==> flow/design.v <==
`timescale 1ns / 1ps
module mac(
    input [15:0] in,
    input [15:0] w,
    input [15:0] b,
    output [15:0] out
    );
wire [15:0] d;
assign d = w * in;
assign out = d + b;
endmodule
`timescale 1ns / 1ps
module mux(
    input [15:0] A,
    input [15:0] B,
    input reset,
    input sel,
    output reg [15:0] out
    );
    always @(*) begin
        if(reset)
            out =0;
        else begin
            if(sel)
                out=A;
            else
                out=B;
        end
    end
endmodule
`timescale 1ns / 1ps
module register(
    input clk,
    input reset,
    input [15:0] in,
    output [15:0] out
    );
reg [15:0] data;
assign out[15:0] = data[15:0];
always @(posedge clk) begin
	if (reset) begin
		data[15:0] <= 16'b0000000000000000;
	end
	else begin
		data[15:0] <= in[15:0];
	end
end
endmodule
`timescale 1ns / 1ps
module shift_reg #(
    parameter pool=0,
    parameter M=28,
    parameter P=2,
    parameter K=3
)
(
  input clk,
  input reset,
  input [15:0] data_in,
  output [15:0] data_out
);
localparam D = (pool)?M-P+1:M-K;
reg [D-1:0] hr_0; reg [D-1:0] hr_1; reg [D-1:0] hr_2; reg [D-1:0] hr_3;
reg [D-1:0] hr_4; reg [D-1:0] hr_5; reg [D-1:0] hr_6; reg [D-1:0] hr_7;
reg [D-1:0] hr_8; reg [D-1:0] hr_9; reg [D-1:0] hr_10; reg [D-1:0] hr_11;
reg [D-1:0] hr_12; reg [D-1:0] hr_13; reg [D-1:0] hr_14; reg [D-1:0] hr_15;
always @ (posedge clk) begin
    if(reset) begin
        hr_0 [D-1:0] <= 0;
        hr_1 [D-1:0] <= 0;
        hr_2 [D-1:0] <= 0;
        hr_3 [D-1:0] <= 0;
        hr_4 [D-1:0] <= 0;
        hr_5 [D-1:0] <= 0;
        hr_6 [D-1:0] <= 0;
        hr_7 [D-1:0] <= 0;
        hr_8 [D-1:0] <= 0;
        hr_9 [D-1:0] <= 0;
        hr_10 [D-1:0] <=0;
        hr_11 [D-1:0] <= 0;
        hr_12 [D-1:0] <= 0;
        hr_13 [D-1:0] <= 0;
        hr_14 [D-1:0] <= 0;
        hr_15 [D-1:0] <= 0;
    end
    else begin
        hr_0 [D-1:0] <= {hr_0[D-2:0], data_in[0]};
        hr_1 [D-1:0] <= {hr_1[D-2:0], data_in[1]};
        hr_2 [D-1:0] <= {hr_2[D-2:0], data_in[2]};
        hr_3 [D-1:0] <= {hr_3[D-2:0], data_in[3]};
        hr_4 [D-1:0] <= {hr_4[D-2:0], data_in[4]};
        hr_5 [D-1:0] <= {hr_5[D-2:0], data_in[5]};
        hr_6 [D-1:0] <= {hr_6[D-2:0], data_in[6]};
        hr_7 [D-1:0] <= {hr_7[D-2:0], data_in[7]};
        hr_8 [D-1:0] <= {hr_8[D-2:0], data_in[8]};
        hr_9 [D-1:0] <= {hr_9[D-2:0], data_in[9]};
        hr_10 [D-1:0] <= {hr_10[D-2:0], data_in[10]};
        hr_11 [D-1:0] <= {hr_11[D-2:0], data_in[11]};
        hr_12 [D-1:0] <= {hr_12[D-2:0], data_in[12]};
        hr_13 [D-1:0] <= {hr_13[D-2:0], data_in[13]};
        hr_14 [D-1:0] <= {hr_14[D-2:0], data_in[14]};
        hr_15 [D-1:0] <= {hr_15[D-2:0], data_in[15]};
    end
end
assign data_out[0] = hr_0[D-1]; assign data_out[1] = hr_1[D-1];
assign data_out[2] = hr_2[D-1]; assign data_out[3] = hr_3[D-1];
assign data_out[4] = hr_4[D-1]; assign data_out[5] = hr_5[D-1];
assign data_out[6] = hr_6[D-1]; assign data_out[7] = hr_7[D-1];
assign data_out[8] = hr_8[D-1]; assign data_out[9] = hr_9[D-1];
assign data_out[10] = hr_10[D-1]; assign data_out[11] = hr_11[D-1];
assign data_out[12] = hr_12[D-1]; assign data_out[13] = hr_13[D-1];
assign data_out[14] = hr_14[D-1]; assign data_out[15] = hr_15[D-1];
endmodule
`timescale 1ns / 1ps
module max_data(
    input [15:0] A,
    input [15:0] B,
    output reg [15:0] Y
    );
    always @(*) begin
        if(A>B)
            Y = A;
        else
            Y = B;
    end
endmodule
`timescale 1ns / 1ps
module conv_final #(
	parameter N=28,
	parameter M=28,
	parameter K=3,
	parameter P=2,
	parameter P_stride=2,
	parameter K_stride=2,
	parameter pool=0
) (
    	input clk,
    	input reset,
    	input [15:0] pxl_in,
		input i_data_valid,
		input [(K*K*16)-1:0]i_kernel_data,
   		output [15:0] pxl_out,
		output reg o_data_valid
    );
	wire [15:0] reg_00,reg_01,reg_02,sr_0;
	wire[15:0] reg_10, reg_11,reg_12,sr_1;
	wire[15:0] reg_20, reg_21,reg_22;
	wire [15:0] wire_00; wire [15:0] wire_01; wire [15:0] wire_02;
	wire [15:0] wire_10; wire [15:0] wire_11; wire [15:0] wire_12;
	wire [15:0] wire_20; wire [15:0] wire_21; wire [15:0] wire_22;
	wire signed [15:0] kernel [(K*K)-1:0];
	genvar i;
	generate
		for(i=0;i<(K*K);i=i+1) begin
			assign kernel[i] = i_kernel_data[16*(i)+:16];
		end
	endgenerate
	wire sel_1,sel_2,sel_3;
	wire [15:0] out_1,out_2,out_3,out_4,out_5,out_6,out_7,out_8,out_9;
	mux M1 (.A(pxl_in),.B(16'd0),.reset(reset),.sel(sel_1),.out(out_1));
	mac mac_00(out_1, kernel[0], 16'd0, wire_00);
	register r_00(clk, reset, wire_00, reg_00); 
	mux M2 (.A(pxl_in),.B(16'd0),.reset(reset),.sel(sel_2),.out(out_2));
	mac mac_01(out_2, kernel[1], reg_00, wire_01); 
	register r_01(clk, reset, wire_01, reg_01); 
	mux M3 (.A(pxl_in),.B(16'd0),.reset(reset),.sel(sel_3),.out(out_3));
	mac mac_02(out_3, kernel[2], reg_01, wire_02); 
	register r_02(clk, reset, wire_02, reg_02); 
	shift_reg #(.pool(0),.M(M),.K(K),.P(P)) row_1(.clk(clk),.reset(reset), .data_in(reg_02), .data_out(sr_0));
	mux M4 (.A(pxl_in),.B(16'd0),.reset(reset),.sel(sel_1),.out(out_4));
	mac mac_10(out_4, kernel[3], sr_0, wire_10); 
	register r_10(clk, reset, wire_10, reg_10); 
	mux M5 (.A(pxl_in),.B(16'd0),.reset(reset),.sel(sel_2),.out(out_5));
	mac mac_11(out_5, kernel[4], reg_10, wire_11); 
	register r_11(clk, reset, wire_11, reg_11); 
	mux M6 (.A(pxl_in),.B(16'd0),.reset(reset),.sel(sel_3),.out(out_6));
	mac mac_12(out_6, kernel[5], reg_11, wire_12); 
	register r_12(clk, reset, wire_12, reg_12); 
	shift_reg #(.pool(0),.M(M),.K(K),.P(P)) row_2(.clk(clk),.reset(reset), .data_in(reg_12), .data_out(sr_1));
	mux M7 (.A(pxl_in),.B(16'd0),.reset(reset),.sel(sel_1),.out(out_7));
	mac mac_20(out_7, kernel[6], sr_1, wire_20); 
	register r_20(clk, reset, wire_20, reg_20); 
	mux M8 (.A(pxl_in),.B(16'd0),.reset(reset),.sel(sel_2),.out(out_8));
	mac mac_21(out_8, kernel[7], reg_20, wire_21); 
	register r_21(clk, reset, wire_21, reg_21); 
	mux M9 (.A(pxl_in),.B(16'd0),.reset(reset),.sel(sel_3),.out(out_9));
	mac mac_22(out_9, kernel[8], reg_21, wire_22); 
	register r_22(clk, reset, wire_22, reg_22); 
	assign pxl_out = reg_22;	
	reg [9:0] counter;
	reg [$clog2(M)-1:0] col;
	reg [$clog2(M*M)-1:0] count_valid;
	always @(posedge clk) begin
		if ((reset == 1) | (!i_data_valid)) begin
			counter <= 0;
			col <= 0;
		end else begin
			counter <= counter + 1;
			if (col == M-1)
				col <= 0;
			else
				col <= col + 1;
		end
	end
	always @(posedge clk) begin
		if(reset) begin
		    count_valid <= 0;
			o_data_valid <= 1'b0;
		end
		else begin
			if(o_data_valid) begin
				count_valid <= count_valid+1;
				if(count_valid == (M*M)-1) begin
				    o_data_valid <= 1'b0;
				    count_valid <= 0;
				end
			end
			else if (i_data_valid && (counter == ((M*(K-1))/2)+((K-1)/2))) begin
				o_data_valid <= 1'b1;
			end
		end
	end
	assign sel_1 = i_data_valid & (col != M-1);
	assign sel_2 = i_data_valid;
	assign sel_3 = i_data_valid & (col != 0);
endmodule
`timescale 1ns / 1ps
module max_pooling #(
    parameter N=28,
	parameter M=28,
	parameter K=3,
	parameter P=2,
	parameter P_stride=2,
	parameter K_stride=2,
	parameter pool=1
    ) (
        input clk,
        input reset,
        input [15:0] pixel_in,
        input i_data_valid,
        output [15:0] o_max_pooled_pixel,
        output o_data_valid
    );
    wire [15:0] wire_1,reg1,sr_out,wire_2,reg2;
    register R1 (.clk(clk),.reset(reset),.in(pixel_in),.out(reg1));
    max_data M1(.A(pixel_in),.B(reg1),.Y(wire_1));
    shift_reg #(.M(M),.K(K),.pool(pool),.P(P)) LD1 (.clk(clk),.reset(reset),.data_in(wire_1),.data_out(sr_out));
    max_data M2(.A(sr_out),.B(pixel_in),.Y(wire_2));
    register R2 (.clk(clk),.reset(reset),.in(wire_2),.out(reg2));
    max_data M3(.A(pixel_in),.B(reg2),.Y(o_max_pooled_pixel));
    reg [$clog2(M)-1:0] col;
    reg row_odd;
    always@(posedge clk) begin
        if(reset | !(i_data_valid)) begin
            col <= 0;
            row_odd <= 1'b0;
        end
        else begin
            if(col == M-1) begin
                col <= 0;
                row_odd <= ~row_odd;
            end
            else begin
                col <= col+1;
            end
        end
    end
    assign o_data_valid = i_data_valid & row_odd & col[0];
endmodule
`timescale 1ns / 1ps
module cnn_layer1 (
    input          clk,
    input          reset,
    input  [15:0]  pxl_in,
    input          i_data_valid,
    input  [143:0] i_kernel_data,
    output [15:0]  conv_out,
    output         conv_valid,
    output [15:0]  pool_out,
    output         pool_valid
);
    conv_final #(
        .N(28), .M(28), .K(3), .P(2), .P_stride(2), .K_stride(1), .pool(0)
    ) C1 (
        .clk(clk),
        .reset(reset),
        .pxl_in(pxl_in),
        .i_data_valid(i_data_valid),
        .i_kernel_data(i_kernel_data),
        .pxl_out(conv_out),
        .o_data_valid(conv_valid)
    );
    max_pooling #(
        .N(28), .M(28), .K(3), .P(2), .P_stride(2), .K_stride(1), .pool(1)
    ) MP1 (
        .clk(clk),
        .reset(reset),
        .pixel_in(conv_out),
        .i_data_valid(conv_valid),
        .o_max_pooled_pixel(pool_out),
        .o_data_valid(pool_valid)
    );
endmodule
# Step by step through the tools: cnn_layer1
# The steps from the RTL of cnn_layer1 to its reports follow in flow order.
# Line numbers count from 1 in the design file above.
# Cell names lack the library's common part.
# The mark - stands for no value.
dict set report inputs {
  top {cnn_layer1}
  clk_port {clk}
  cell_library {sky130hd}
  corner {tt_025C_1v80}
}

# After elaboration
# Counts by Yosys on the flattened word-level netlist (proc, flatten, opt, wreduce; memories kept). Register bits leave out memories and registers merged into their read ports (data or address); mux counts leave out enables and synchronous resets folded into registers. Print and check cells are left out. Cells with the same type and inputs are merged into one.
dict set report word_totals {
  ramBits 0
  ff_bits 1440
  latchBits 0
  word_cells 120
  clocked_rd_ports_x_width 0
  output_inout_bits 34
  n_memories 0
  mem_bits_ro 0
}
dict set report classes {
  n_reduce_logical 6
  compare 3
  multipliers 9
  muxes 13
  n_addsub 12
  logic 7
  eq_ne 5
  shifts 0
  div_mod_pow 0
}
# operator n
set op_table {}
lappend op_table {{multiplier 16 x 16 -> 16 bit} 9}
lappend op_table {{2-to-1 mux 16 bit} 9}
lappend op_table {{adder 16 bit} 8}
lappend op_table {{> comparator 16 bit} 3}
lappend op_table {{adder 10 x 1 -> 10 bit (second input constant)} 2}
lappend op_table {{== test 10 bit (second input constant)} 1}
lappend op_table {{== test 10 x 5 -> 1 bit (second input constant)} 1}
lappend op_table {{adder 5 x 1 -> 5 bit (second input constant)} 2}
lappend op_table {{== test 5 bit (second input constant)} 2}
lappend op_table {{2-to-1 mux 10 bit} 1}
lappend op_table {{!= test 5 bit (second input constant)} 1}
lappend op_table {{nonzero test 5 bit} 1}
lappend op_table {{bitwise AND 1 bit} 4}
lappend op_table {{OR reduction 2 bit} 2}
lappend op_table {{2-to-1 mux 1 bit} 3}
lappend op_table {{OR 1 bit} 2}
lappend op_table {{zero test 1 bit} 2}
lappend op_table {{logical AND 1 bit} 1}
lappend op_table {{NOT 1 bit} 1}

# Longest topological paths
# Depth = most cells in a row (Yosys ltp): at word level without a register or memory, in the mapped netlist without a sequential cell, where the memories' decode and read muxes count.
dict set report logic_depth {
  depth_word 6
  ABC_AREA 0
  depth_mapped 28
  depth_no_buf 25
}

# Mapped cells and area
# The flow's flattened synthesis, as Yosys stat reports it; memories are mapped. The netlist is that of the ABC_AREA named above (0 if unset); the other value can give another one.
# Totals and module areas in this step are rounded.
# cell n area_total_um2
set types {}
lappend types {dfxtp_1 1440 2.88E+04}
lappend types {fa_1 832 1.67E+04}
lappend types {nor2b_1 1306 8.17E+03}
lappend types {ha_1 519 6.49E+03}
lappend types {inv_1 1370 5.14E+03}
lappend types {nand2_1 817 3.07E+03}
lappend types {xnor2_1 266 2.33E+03}
lappend types {and3_1 253 1.58E+03}
lappend types {and2_1 213 1.33E+03}
lappend types {clkbuf_1 344 1.29E+03}
lappend types {xor2_1 83 726.947}
lappend types {nor2_1 193 724.445}
lappend types {a21oi_1 67 335.322}
lappend types {mux2i_1 33 330.317}
lappend types {a21o_1 35 262.752}
lappend types {o21ai_0 51 255.245}
lappend types {o21a_1 24 180.173}
lappend types {buf_2 35 175.168}
# Other cell types: 54; their cells: 262.
dict set report mapped {
  buf_cells 402
  ff_cells 1440
  yosys_area_um2 79900
  cell_count 8143
}
# By module: a second synthesis without flattening, with its own total; a netlist apart from the flattened one above.
dict set report hier_totals {
  cells_unflattened 8509
  hier_area_um2 83800
}
# Each row is one instance without its submodules.
# module n_cells n_inst mod_area_um2 mod_seq_area_um2
set by_module {}
lappend by_module {mac 530 9 4390 0.0}
lappend by_module {shift_reg 860 2 10800 8010}
lappend by_module {shift_reg 928 1 11700 8650}
lappend by_module {register 33 11 464 320}
lappend by_module {mux 36 9 260 0.0}
lappend by_module {max_data 79 3 686 0.0}
lappend by_module {conv_final 142 1 1250 520}
lappend by_module {max_pooling 25 1 235 120}
lappend by_module {cnn_layer1 0 1 0.0 0.0}

# Timing after synthesis
# Source: OpenSTA report_checks on the synthesized netlist (no wires, ideal clock, input and output delay 20% of the period each), path of least setup slack; recovery checks are left aside. Register names are those of the netlist, which keeps one name where synthesis merged equal registers.
dict set report synth_timing {
  path_kind {input to register}
  start {in reset}
  end {reg C1.r_10.data[15]}
  input_delay_ns 1.600
  tclk_ns 8.0
  delay_ns 5.855
  launch_ns 1.600
  path_slack_ns 0.545
  stages 25
  arrival_ns 7.390
  setup_time_ns 0.065
  required_ns 7.935
  period_less_setup_slack_ns 7.455
}
# "delay_ns" is the arrival time less input delay plus setup time.
# "stages": output pins that drive a net of the path, with the launching flip-flop's if there is one; two outputs of one cell count as two.
# "period_less_setup_slack_ns" = period - worst setup slack (recovery checks aside). The figure is calculated, with input and output delays left at 20% of the set period.
# The rows between start and end are the longest chain of elaborated cells between them; the timing report does not say that the signal goes this way. Where chains are equally long, one stands for them.
# A line is the first line of the expression or statement that the cell stems from. Yosys adds cells for indexed reads and writes and turns some case tables into memories.
dict set report synth_via {
  path_cell_list {buf_2 nand2b_1 clkbuf_1 nor2_1 clkbuf_1 and2_1 clkbuf_1 buf_2 nand2_1 fa_1 fa_1 inv_1 fa_1 fa_1 fa_1 inv_1 fa_1 inv_1 ha_1 a21o_1 nand3_1 nand2_1 a211oi_1 xnor3_1 nor2_1}
  elab_chain_cells 3
}
# item line
set synth_rtl {}
lappend synth_rtl {{start, declared} 273} ;# input          reset,
lappend synth_rtl {{2-to-1 mux 16 bit} 21} ;# if(reset)
lappend synth_rtl {{multiplier 16 x 16 -> 16 bit} 9} ;# assign d = w * in;
lappend synth_rtl {{adder 16 bit} 10} ;# assign out = d + b;
lappend synth_rtl {{end, assigned} 42} ;# data[15:0] <= 16'b0000000000000000;
lappend synth_rtl {{end, assigned} 45} ;# data[15:0] <= in[15:0];
lappend synth_rtl {{end, declared} 38} ;# reg [15:0] data;

# Path in the finished layout
# Path of least setup slack in the final report of stored run 1 (OpenROAD, finished layout, wires in). Where an end is a register, its clock arrival counts in the times.
dict set report layout_timing {
  path_kind {input to register}
  start {in i_data_valid}
  end {reg C1.r_22.data[15]}
  stages 25
  tclk_ns 8.0
  launch_ns 1.60
  input_delay_ns 1.60
  arrival_ns 7.99
  required_ns 8.61
  setup_time_ns 0.15
  path_slack_ns 0.62
}
# The rows between start and end are the longest chain of elaborated cells between them; the timing report does not say that the signal goes this way. Where chains are equally long, one stands for them.
dict set report layout_via {
  path_cell_list {clkdlybuf4s50_1 nor2b_4 and2_1 nor2b_2 buf_12 buf_12 nand2_1 fa_1 inv_1 fa_1 ha_1 fa_1 inv_1 fa_1 fa_1 inv_1 ha_1 o21ai_0 nand2b_1 a21oi_1 a21oi_1 a31oi_1 o21a_1 o21ai_1 nor3b_1}
  elab_chain_cells 5
}
# item line
set layout_rtl {}
lappend layout_rtl {{start, declared} 275} ;# input          i_data_valid,
lappend layout_rtl {{bitwise AND 1 bit} 225} ;# assign sel_3 = i_data_valid & (col != 0);
lappend layout_rtl {{2-to-1 mux 16 bit} 24} ;# if(sel)
lappend layout_rtl {{2-to-1 mux 16 bit} 21} ;# if(reset)
lappend layout_rtl {{multiplier 16 x 16 -> 16 bit} 9} ;# assign d = w * in;
lappend layout_rtl {{adder 16 bit} 10} ;# assign out = d + b;
lappend layout_rtl {{end, assigned} 42} ;# data[15:0] <= 16'b0000000000000000;
lappend layout_rtl {{end, assigned} 45} ;# data[15:0] <= in[15:0];
lappend layout_rtl {{end, declared} 38} ;# reg [15:0] data;

# Stored flow runs of cnn_layer1 (5 of them; Yosys, OpenROAD, sky130hd). They differ in their settings and are not a sequence. Constraints: input delay and output delay 20% of the set period each, output load 0.01 pF.
# Results are given in rounded form.
run="stored run 1" settings CORE_UTILIZATION=46 GPL_ROUTABILITY_DRIVEN=0 period_ns=8.0 CAP_MARGIN=20 CORE_MARGIN=2 SLEW_MARGIN=20
run="stored run 1" results yosys.chip_area_um2=79900 final_die_area_um2=177000 finish.stdcell_area_um2=90500 worst_setup_slack_ns=0.625 hold_ws_ns=0.421
run="stored run 2" settings CORE_UTILIZATION=40 period_ns=8.0 CAP_MARGIN=20 CORE_MARGIN=2 SLEW_MARGIN=20
run="stored run 2" results yosys.chip_area_um2=79900 final_die_area_um2=203000 finish.stdcell_area_um2=90600 worst_setup_slack_ns=0.748 hold_ws_ns=0.410
run="stored run 3" settings CORE_UTILIZATION=27 period_ns=7.37 CAP_MARGIN=20 CORE_MARGIN=2 SLEW_MARGIN=20
run="stored run 3" results yosys.chip_area_um2=79900 final_die_area_um2=300000 finish.stdcell_area_um2=94200 worst_setup_slack_ns=0.193 hold_ws_ns=0.392
run="stored run 4" settings CAP_MARGIN=5 CELL_PAD_IN_SITES_DETAIL_PLACEMENT=0 CELL_PAD_IN_SITES_GLOBAL_PLACEMENT=1 CORE_ASPECT_RATIO=1.7 CORE_UTILIZATION=17 CTS_CLUSTER_SIZE=78 MAX_ROUTING_LAYER="met4" period_ns=9.34 CORE_MARGIN=2 SLEW_MARGIN=20
run="stored run 4" results yosys.chip_area_um2=79900 final_die_area_um2=476000 finish.stdcell_area_um2=93700 worst_setup_slack_ns=0.912 hold_ws_ns=0.351
run="stored run 5" settings CAP_MARGIN=25 CELL_PAD_IN_SITES_GLOBAL_PLACEMENT=1 CORE_MARGIN=5 CORE_UTILIZATION=40 GPL_ROUTABILITY_DRIVEN=0 HOLD_SLACK_MARGIN=0.09 MIN_ROUTING_LAYER="met2" SETUP_SLACK_MARGIN=2.35 SLEW_MARGIN=35 TNS_END_PERCENT=5 period_ns=8.0
run="stored run 5" results yosys.chip_area_um2=79900 final_die_area_um2=209000 finish.stdcell_area_um2=93100 worst_setup_slack_ns=1.37 hold_ws_ns=0.395
